==> flow/design.v <==
module HandwashSensor(
    input clk,
    input reset,
    input acceptLeftHandDistance,
    input [15:0] leftHandDistance,
    input acceptLeftHandGain,
    input [7:0] leftHandGain,
    input acceptRightHandDistance,
    input [15:0] rightHandDistance,
    input acceptRightHandGain,
    input [7:0] rightHandGain,
    output waterOn
);
reg [15:0] leftHandDistanceHeld;
 always@(posedge clk)  begin
     if(reset)
         leftHandDistanceHeld <= 0;
     else if(acceptLeftHandDistance)
         leftHandDistanceHeld <= leftHandDistance;
     else
         leftHandDistanceHeld <= leftHandDistanceHeld;
 end
reg [7:0] leftHandGainHeld;
 always@(posedge clk)  begin
     if(reset)
         leftHandGainHeld <= 0;
     else if(acceptLeftHandGain)
         leftHandGainHeld <= leftHandGain;
     else
         leftHandGainHeld <= leftHandGainHeld;
 end
reg [15:0] rightHandDistanceHeld;
 always@(posedge clk)  begin
     if(reset)
         rightHandDistanceHeld <= 0;
     else if(acceptRightHandDistance)
         rightHandDistanceHeld <= rightHandDistance;
     else
         rightHandDistanceHeld <= rightHandDistanceHeld;
 end
reg [7:0] rightHandGainHeld;
 always@(posedge clk)  begin
     if(reset)
         rightHandGainHeld <= 0;
     else if(acceptRightHandGain)
         rightHandGainHeld <= rightHandGain;
     else
         rightHandGainHeld <= rightHandGainHeld;
 end
wire [15:0] leftHand;
 wire [23:0] leftHandDistanceHeld_Mult_leftHandGainHeld;
 DSP48_AxB dsp_leftHandDistanceHeld_Mult_leftHandGainHeld(
     .CLK(clk),
     .A({ {9{1'b0}}, leftHandDistanceHeld}),
     .B({ {10{1'b0}}, leftHandGainHeld}),
     .P(leftHandDistanceHeld_Mult_leftHandGainHeld)
 );
 reg [16:0] leftHandDistanceHeld_Mult_leftHandGainHeld_ShiftR_7;
 always@(posedge clk) begin
     if(reset)
         leftHandDistanceHeld_Mult_leftHandGainHeld_ShiftR_7 <= 0;
     else
         leftHandDistanceHeld_Mult_leftHandGainHeld_ShiftR_7 <= leftHandDistanceHeld_Mult_leftHandGainHeld >> 7;
 end
 assign leftHand = leftHandDistanceHeld_Mult_leftHandGainHeld_ShiftR_7;
wire [15:0] rightHand;
 wire [23:0] rightHandDistanceHeld_Mult_rightHandGainHeld;
 DSP48_AxB dsp_rightHandDistanceHeld_Mult_rightHandGainHeld(
     .CLK(clk),
     .A({ {9{1'b0}}, rightHandDistanceHeld}),
     .B({ {10{1'b0}}, rightHandGainHeld}),
     .P(rightHandDistanceHeld_Mult_rightHandGainHeld)
 );
 reg [16:0] rightHandDistanceHeld_Mult_rightHandGainHeld_ShiftR_7;
 always@(posedge clk) begin
     if(reset)
         rightHandDistanceHeld_Mult_rightHandGainHeld_ShiftR_7 <= 0;
     else
         rightHandDistanceHeld_Mult_rightHandGainHeld_ShiftR_7 <= rightHandDistanceHeld_Mult_rightHandGainHeld >> 7;
 end
 assign rightHand = rightHandDistanceHeld_Mult_rightHandGainHeld_ShiftR_7;
parameter threshold = 1500;
assign waterOn = leftHand != 0 && rightHand != 0 && (leftHand < threshold || rightHand < threshold);
endmodule
module DSP48_AxB
   (CLK,
    A,
    B,
    P);
  input CLK;
  input [24:0]A;
  input [17:0]B;
  output [42:0]P;
assign P = A*B;
endmodule
Tool chain data of HandwashSensor:

Tool output for the design above before and after an edit, in the order of the flow.
Lines under "unedited" count in the file above, lines under "edited" in the edited file.
"change" is "edited" less "unedited", of the values as shown; "relative change" is that difference over "unedited", in percent.
Operators carry their Yosys type and port widths (W data, S select, Z words).
Not given: -

* top: HandwashSensor
* clock port: clk
* standard-cell library: sky130hd
* corner: tt_025C_1v80

Diff:

The edit as a unified diff against the file above.
The edit is scripted: it alters the design's behaviour and was not made to optimise anything.

```diff
@@ -32,7 +32,5 @@
 reg [15:0] rightHandDistanceHeld;
  always@(posedge clk)  begin
-     if(reset)
-         rightHandDistanceHeld <= 0;
-     else if(acceptRightHandDistance)
+     if(acceptRightHandDistance)
          rightHandDistanceHeld <= rightHandDistance;
      else
```

After elaboration:

Yosys after proc, flatten, opt, wreduce and memory -nomap, before mapping. Enables and synchronous resets that opt folds into registers are not counted as muxes. Memory bits, and registers merged into a memory's read port (data or address), are not among the register bits. Print and check cells are not counted. Equal cells are merged and count once.

Storage and ports
* bits in registers: unedited 80, edited 80, change 0, relative change 0.00%
* bits in latches: unedited 0, edited 0, change 0
* bits in writable memories: unedited 0, edited 0, change 0
* memory bits (read-only): unedited 0, edited 0, change 0
* clocked read ports x word width: unedited 0, edited 0, change 0
* memories kept: unedited 0, edited 0, change 0
* cells after elaboration: unedited 15, edited 15, change 0, relative change 0.00%

Operators by class
* add/subtract/negate cells: unedited 0, edited 0, change 0
* multiply operators: unedited 2, edited 2, change 0, relative change 0.00%
* div/mod/pow operators: unedited 0, edited 0, change 0
* $lt $le $gt $ge: unedited 2, edited 2, change 0, relative change 0.00%
* eq/ne operators: unedited 0, edited 0, change 0
* shift operators: unedited 0, edited 0, change 0
* multiplexer cells: unedited 0, edited 0, change 0
* bitwise gates (word level): unedited 0, edited 0, change 0
* reduce/logical cells: unedited 5, edited 5, change 0, relative change 0.00%

Operator list
* $logic_and A1 B1 Y1: unedited 2, edited 2, change 0, relative change 0.00%
* $lt A16 B11 Y1 const B: unedited 2, edited 2, change 0, relative change 0.00%
* $mul A16 B8 Y23: unedited 2, edited 2, change 0, relative change 0.00%
* $reduce_bool A16 Y1: unedited 2, edited 2, change 0, relative change 0.00%
* $logic_or A1 B1 Y1: unedited 1, edited 1, change 0, relative change 0.00%

Depth:

Longest topological path by Yosys (ltp), each cell counted once; first at word level (registers and memories cut), then after technology mapping (sequential cells cut; the memories' decode and read muxes count).

Logic depth
* word-level depth: unedited 3, edited 3, change 0, relative change 0.00%
* ABC_AREA: unedited 0, edited 0
* mapped depth: unedited 19, edited 19, change 0, relative change 0.00%

Synthesis result:

The flow's flattened synthesis, as Yosys stat reports it; memories are mapped. The netlist is that of the ABC_AREA named above (0 if unset); the other value can give another one.

Cell types
* sky130_fd_sc_hd__nor2_1: unedited 93, edited 77, change -16, relative change -17.20%
* sky130_fd_sc_hd__dfxtp_1: unedited 80, edited 64, change -16, relative change -20.00%
* sky130_fd_sc_hd__mux2i_1: unedited 48, edited 32, change -16, relative change -33.33%
* sky130_fd_sc_hd__edfxtp_1: unedited 0, edited 16, change +16
* sky130_fd_sc_hd__nand2_1: unedited 105, edited 101, change -4, relative change -3.81%
* sky130_fd_sc_hd__inv_1: unedited 189, edited 186, change -3, relative change -1.59%
* sky130_fd_sc_hd__clkbuf_1: unedited 31, edited 28, change -3, relative change -9.68%
* sky130_fd_sc_hd__nand3_1: unedited 9, edited 12, change +3, relative change +33.33%
* sky130_fd_sc_hd__buf_1: unedited 8, edited 5, change -3, relative change -37.50%
* sky130_fd_sc_hd__a21o_1: unedited 9, edited 11, change +2, relative change +22.22%
* sky130_fd_sc_hd__nor2b_1: unedited 7, edited 9, change +2, relative change +28.57%
* sky130_fd_sc_hd__and2_1: unedited 169, edited 168, change -1, relative change -0.59%
* sky130_fd_sc_hd__xnor2_1: unedited 19, edited 18, change -1, relative change -5.26%
* sky130_fd_sc_hd__xor2_1: unedited 12, edited 13, change +1, relative change +8.33%
* sky130_fd_sc_hd__and3_1: unedited 6, edited 5, change -1, relative change -16.67%
* sky130_fd_sc_hd__o21bai_1: unedited 6, edited 5, change -1, relative change -16.67%
* sky130_fd_sc_hd__nor4_1: unedited 5, edited 6, change +1, relative change +20.00%
* sky130_fd_sc_hd__nand2b_1: unedited 3, edited 2, change -1, relative change -33.33%

The list need not be complete.

Mapped netlist
* cells in the netlist: unedited 1139, edited 1098, change -41, relative change -3.60%
* cell area after synthesis (µm²): unedited 10239.8, edited 10129.7, change -110.1, relative change -1.08%
* mapped flip-flops: unedited 80, edited 80, change 0, relative change 0.00%
* buffers: unedited 39, edited 33, change -6, relative change -15.38%

The figures by module come from a second, unflattened synthesis with its own total; it is not the netlist above.

Unflattened totals
* cell total of the unflattened synthesis: unedited 3616, edited 3580, change -36, relative change -1.00%
* area (unflattened synthesis) (µm²): unedited 31497.7, edited 31415.1, change -82.6, relative change -0.26%

Rows give one instance, submodules left out.

Modules, unedited
* DSP48_AxB: instances 2, cells 1684, area 14406.3 µm², sequential area 0.0 µm²
* HandwashSensor: instances 1, cells 248, area 2685.1 µm², sequential area 1601.5 µm²

Modules, edited
* DSP48_AxB: instances 2, cells 1684, area 14406.3 µm², sequential area 0.0 µm²
* HandwashSensor: instances 1, cells 212, area 2602.5 µm², sequential area 1761.7 µm²

Path before layout:

OpenSTA on the mapped netlist: ideal clock, no wires. The path of least setup slack (recovery checks aside). Input and output delay are each 20% of the period. Register names are those of the netlist, which keeps one name where synthesis merged equal registers.

Timing path post-synthesis
* path type: unedited reg-to-reg, edited reg-to-reg
* start point: unedited reg leftHandGainHeld[2], edited reg leftHandGainHeld[2]
* end point: unedited reg leftHandDistanceHeld_Mult_leftHandGainHeld_ShiftR_7[14], edited reg leftHandDistanceHeld_Mult_leftHandGainHeld_ShiftR_7[14]
* clock period (ps): unedited 7000, edited 7000, change 0, relative change 0.00%
* library setup time (ps): unedited 121, edited 121, change 0
* arrival (ps): unedited 4638, edited 4632, change -6, relative change -0.13%
* slack (ps): unedited 2242, edited 2248, change +6
* delay of the path (ps): unedited 4759, edited 4753, change -6, relative change -0.13%
* stages on the path: unedited 18, edited 18, change 0, relative change 0.00%
* path buffers: unedited 1, edited 1, change 0, relative change 0.00%
* period reached after synthesis (ps): unedited 4758, edited 4752, change -6, relative change -0.13%

"delay of the path" = arrival - input delay + setup time.
"stages on the path": output pins that drive a net of the path, with the launching flip-flop's if there is one; two outputs of one cell count as two.
"period reached after synthesis" is the clock period less the worst setup slack; recovery checks do not enter. This is arithmetic on one report: input and output delays are still those of the set period (20% each).
Between the ends stands the longest chain of elaborated cells between them, by number of cells; it is not shown to be the way that was timed. Of several equally long chains one is given.
Each line given opens the expression or statement behind the cell; cells for indexed reads and writes are added by Yosys, which also makes memories of some case tables.
At most two assigning lines are given for a register; there are more.

Between the ends, post-synthesis, unedited:
* cells stage by stage: sky130_fd_sc_hd__dfxtp_1 > sky130_fd_sc_hd__clkbuf_1 > sky130_fd_sc_hd__nand2_1 > sky130_fd_sc_hd__fa_1 > sky130_fd_sc_hd__fa_1 > sky130_fd_sc_hd__inv_1 > sky130_fd_sc_hd__fa_1 > sky130_fd_sc_hd__inv_1 > sky130_fd_sc_hd__fa_1 > sky130_fd_sc_hd__inv_1 > sky130_fd_sc_hd__ha_1 > sky130_fd_sc_hd__a21oi_1 > sky130_fd_sc_hd__o21ai_0 > sky130_fd_sc_hd__a221oi_4 > sky130_fd_sc_hd__o21bai_1 > sky130_fd_sc_hd__a41o_1 > sky130_fd_sc_hd__a21oi_1 > sky130_fd_sc_hd__mux2_2
* cells in the longest elaborated chain: 1
* elaborated cells between the ends (all ways): 1
* RTL lines with such cells: 1

Ends and longest elaborated chain, post-synthesis, unedited
* start: declaration: RTL line 23 `reg [7:0] leftHandGainHeld;`
* start: assignment: RTL line 28 `leftHandGainHeld <= leftHandGain;`
* start: assignment: RTL line 30 `leftHandGainHeld <= leftHandGainHeld;`
* $mul A16 B8 Y23: RTL line 94 `assign P = A*B;`
* end: assignment: RTL line 61 `leftHandDistanceHeld_Mult_leftHandGainHeld_ShiftR_7 <= 0;`
* end: assignment: RTL line 63 `leftHandDistanceHeld_Mult_leftHandGainHeld_ShiftR_7 <= leftHandDistanceHeld_Mult_leftHandGainHeld >> 7;`
* end: declaration: RTL line 58 `reg [16:0] leftHandDistanceHeld_Mult_leftHandGainHeld_ShiftR_7;`

Between the ends, post-synthesis, edited:
* cells stage by stage: sky130_fd_sc_hd__dfxtp_1 > sky130_fd_sc_hd__clkbuf_1 > sky130_fd_sc_hd__nand2_1 > sky130_fd_sc_hd__fa_1 > sky130_fd_sc_hd__fa_1 > sky130_fd_sc_hd__inv_1 > sky130_fd_sc_hd__fa_1 > sky130_fd_sc_hd__inv_1 > sky130_fd_sc_hd__fa_1 > sky130_fd_sc_hd__inv_1 > sky130_fd_sc_hd__ha_1 > sky130_fd_sc_hd__and3_1 > sky130_fd_sc_hd__and3_1 > sky130_fd_sc_hd__a221oi_2 > sky130_fd_sc_hd__o21bai_1 > sky130_fd_sc_hd__a41o_1 > sky130_fd_sc_hd__a21oi_1 > sky130_fd_sc_hd__mux2_2
* cells in the longest elaborated chain: 1
* elaborated cells between the ends (all ways): 1
* RTL lines with such cells: 1

Ends and longest elaborated chain, post-synthesis, edited
* start: declaration: RTL line 23 `reg [7:0] leftHandGainHeld;`
* start: assignment: RTL line 28 `leftHandGainHeld <= leftHandGain;`
* start: assignment: RTL line 30 `leftHandGainHeld <= leftHandGainHeld;`
* $mul A16 B8 Y23: RTL line 92 `assign P = A*B;`
* end: assignment: RTL line 59 `leftHandDistanceHeld_Mult_leftHandGainHeld_ShiftR_7 <= 0;`
* end: assignment: RTL line 61 `leftHandDistanceHeld_Mult_leftHandGainHeld_ShiftR_7 <= leftHandDistanceHeld_Mult_leftHandGainHeld >> 7;`
* end: declaration: RTL line 56 `reg [16:0] leftHandDistanceHeld_Mult_leftHandGainHeld_ShiftR_7;`

Path in the finished layout:

From the final timing report of the runs of set A: the path of least setup slack in the routed layout; clock arrival at registers is part of the times.
The report prints the path's times to 10 ps; the period is as set.

Timing path after layout
* path type: unedited reg-to-reg, edited reg-to-reg
* start point: unedited reg leftHandGainHeld[2], edited reg leftHandDistanceHeld[5]
* end point: unedited reg leftHandDistanceHeld_Mult_leftHandGainHeld_ShiftR_7[14], edited reg leftHandDistanceHeld_Mult_leftHandGainHeld_ShiftR_7[11]
* clock period (ps): unedited 5180, edited 5180, change 0, relative change 0.00%
* library setup time (ps): unedited 110, edited 110, change 0
* arrival (ps): unedited 5120, edited 5160, change +40, relative change +0.78%
* slack (ps): unedited 300, edited 240, change -60
* stages on the path: unedited 17, edited 17, change 0, relative change 0.00%
* path buffers: unedited 1, edited 0, change -1, relative change -100.00%

Between the ends stands the longest chain of elaborated cells between them, by number of cells; it is not shown to be the way that was timed. Of several equally long chains one is given.
At most two assigning lines are given for a register; there are more.

Between the ends, after layout, unedited:
* cells stage by stage: sky130_fd_sc_hd__dfxtp_2 > sky130_fd_sc_hd__buf_4 > sky130_fd_sc_hd__and2_1 > sky130_fd_sc_hd__fa_1 > sky130_fd_sc_hd__fa_1 > sky130_fd_sc_hd__fa_1 > sky130_fd_sc_hd__inv_1 > sky130_fd_sc_hd__fa_1 > sky130_fd_sc_hd__inv_1 > sky130_fd_sc_hd__ha_1 > sky130_fd_sc_hd__and3_1 > sky130_fd_sc_hd__and3_1 > sky130_fd_sc_hd__a221oi_4 > sky130_fd_sc_hd__o21bai_1 > sky130_fd_sc_hd__a41o_1 > sky130_fd_sc_hd__a21oi_1 > sky130_fd_sc_hd__mux2_2
* cells in the longest elaborated chain: 1
* elaborated cells between the ends (all ways): 1
* RTL lines with such cells: 1

Ends and longest elaborated chain, after layout, unedited
* start: declaration: RTL line 23 `reg [7:0] leftHandGainHeld;`
* start: assignment: RTL line 28 `leftHandGainHeld <= leftHandGain;`
* start: assignment: RTL line 30 `leftHandGainHeld <= leftHandGainHeld;`
* $mul A16 B8 Y23: RTL line 94 `assign P = A*B;`
* end: assignment: RTL line 61 `leftHandDistanceHeld_Mult_leftHandGainHeld_ShiftR_7 <= 0;`
* end: assignment: RTL line 63 `leftHandDistanceHeld_Mult_leftHandGainHeld_ShiftR_7 <= leftHandDistanceHeld_Mult_leftHandGainHeld >> 7;`
* end: declaration: RTL line 58 `reg [16:0] leftHandDistanceHeld_Mult_leftHandGainHeld_ShiftR_7;`

Between the ends, after layout, edited:
* cells stage by stage: sky130_fd_sc_hd__dfxtp_1 > sky130_fd_sc_hd__nand2_1 > sky130_fd_sc_hd__fa_1 > sky130_fd_sc_hd__fa_1 > sky130_fd_sc_hd__inv_1 > sky130_fd_sc_hd__fa_1 > sky130_fd_sc_hd__inv_1 > sky130_fd_sc_hd__fa_1 > sky130_fd_sc_hd__inv_1 > sky130_fd_sc_hd__ha_1 > sky130_fd_sc_hd__a21oi_1 > sky130_fd_sc_hd__nor2b_1 > sky130_fd_sc_hd__a211o_1 > sky130_fd_sc_hd__a2111oi_2 > sky130_fd_sc_hd__nor2_1 > sky130_fd_sc_hd__a21oi_1 > sky130_fd_sc_hd__mux2_1
* cells in the longest elaborated chain: 1
* elaborated cells between the ends (all ways): 1
* RTL lines with such cells: 1

Ends and longest elaborated chain, after layout, edited
* start: declaration: RTL line 14 `reg [15:0] leftHandDistanceHeld;`
* start: assignment: RTL line 19 `leftHandDistanceHeld <= leftHandDistance;`
* start: assignment: RTL line 21 `leftHandDistanceHeld <= leftHandDistanceHeld;`
* $mul A16 B8 Y23: RTL line 92 `assign P = A*B;`
* end: assignment: RTL line 59 `leftHandDistanceHeld_Mult_leftHandGainHeld_ShiftR_7 <= 0;`
* end: assignment: RTL line 61 `leftHandDistanceHeld_Mult_leftHandGainHeld_ShiftR_7 <= leftHandDistanceHeld_Mult_leftHandGainHeld >> 7;`
* end: declaration: RTL line 56 `reg [16:0] leftHandDistanceHeld_Mult_leftHandGainHeld_ShiftR_7;`

Measured runs:

Both versions went through the flow (Yosys, OpenROAD) with the same settings in each pair. Constraints: input delay and output delay 20% of the set period each, output load 0.01 pF.

Settings, set A:
* period_ns: 5.18
* CAP_MARGIN: 20
* CORE_MARGIN: 2
* CORE_UTILIZATION: 40
* SLEW_MARGIN: 20

Final reports, set A
* chip area in the Yosys report (µm²): unedited 10239.8, edited 10129.7, change -110.1, relative change -1.08%
* die size (µm²): unedited 26896.0, edited 26613.0, change -283.0, relative change -1.05%
* area of the standard cells in the finished layout (µm²): unedited 11542.3, edited 11357.1, change -185.2, relative change -1.60%
* utilization after routing (%): unedited 45.8, edited 45.4, change -0.4
* setup slack of the critical path (ps): unedited 302, edited 243, change -59
* total negative slack on setup checks (ps): unedited 0, edited 0, change 0
* smallest hold slack (ps): unedited 513, edited 632, change +119
* power (uW): unedited 1940, edited 2309, change +369, relative change +19.02%
* period achieved (ps): unedited 4878, edited 4937, change +59, relative change +1.21%

Settings, set B:
* CAP_MARGIN: 15
* CORE_ASPECT_RATIO: 0.67
* CORE_MARGIN: 9
* CORE_UTILIZATION: 37
* CTS_CLUSTER_SIZE: 80
* PLACE_DENSITY_LB_ADDON: 0.1
* SETUP_SLACK_MARGIN: 0.96
* period_ns: 3.35
* SLEW_MARGIN: 20

Final reports, set B
* chip area in the Yosys report (µm²): unedited 10239.8, edited 10129.7, change -110.1, relative change -1.08%
* die size (µm²): unedited 34108.6, edited 33777.9, change -330.7, relative change -0.97%
* area of the standard cells in the finished layout (µm²): unedited 14031.0, edited 14051.0, change +20.0, relative change +0.14%
* utilization after routing (%): unedited 51.9, edited 52.2, change +0.3
* setup slack of the critical path (ps): unedited -1067, edited -1130, change -63
* total negative slack on setup checks (ps): unedited -26891, edited -28889, change -1998
* smallest hold slack (ps): unedited 561, edited 546, change -15
* power (uW): unedited 3300, edited 4451, change +1151, relative change +34.88%
* period achieved (ps): unedited 4417, edited 4480, change +63, relative change +1.43%

"period achieved" is the run's clock period less its worst setup slack. It is reckoned from that one timing run; input and output delays stay at 20% of the period that was set.
"power": no workload was simulated; the value follows from the tool's default switching activity.
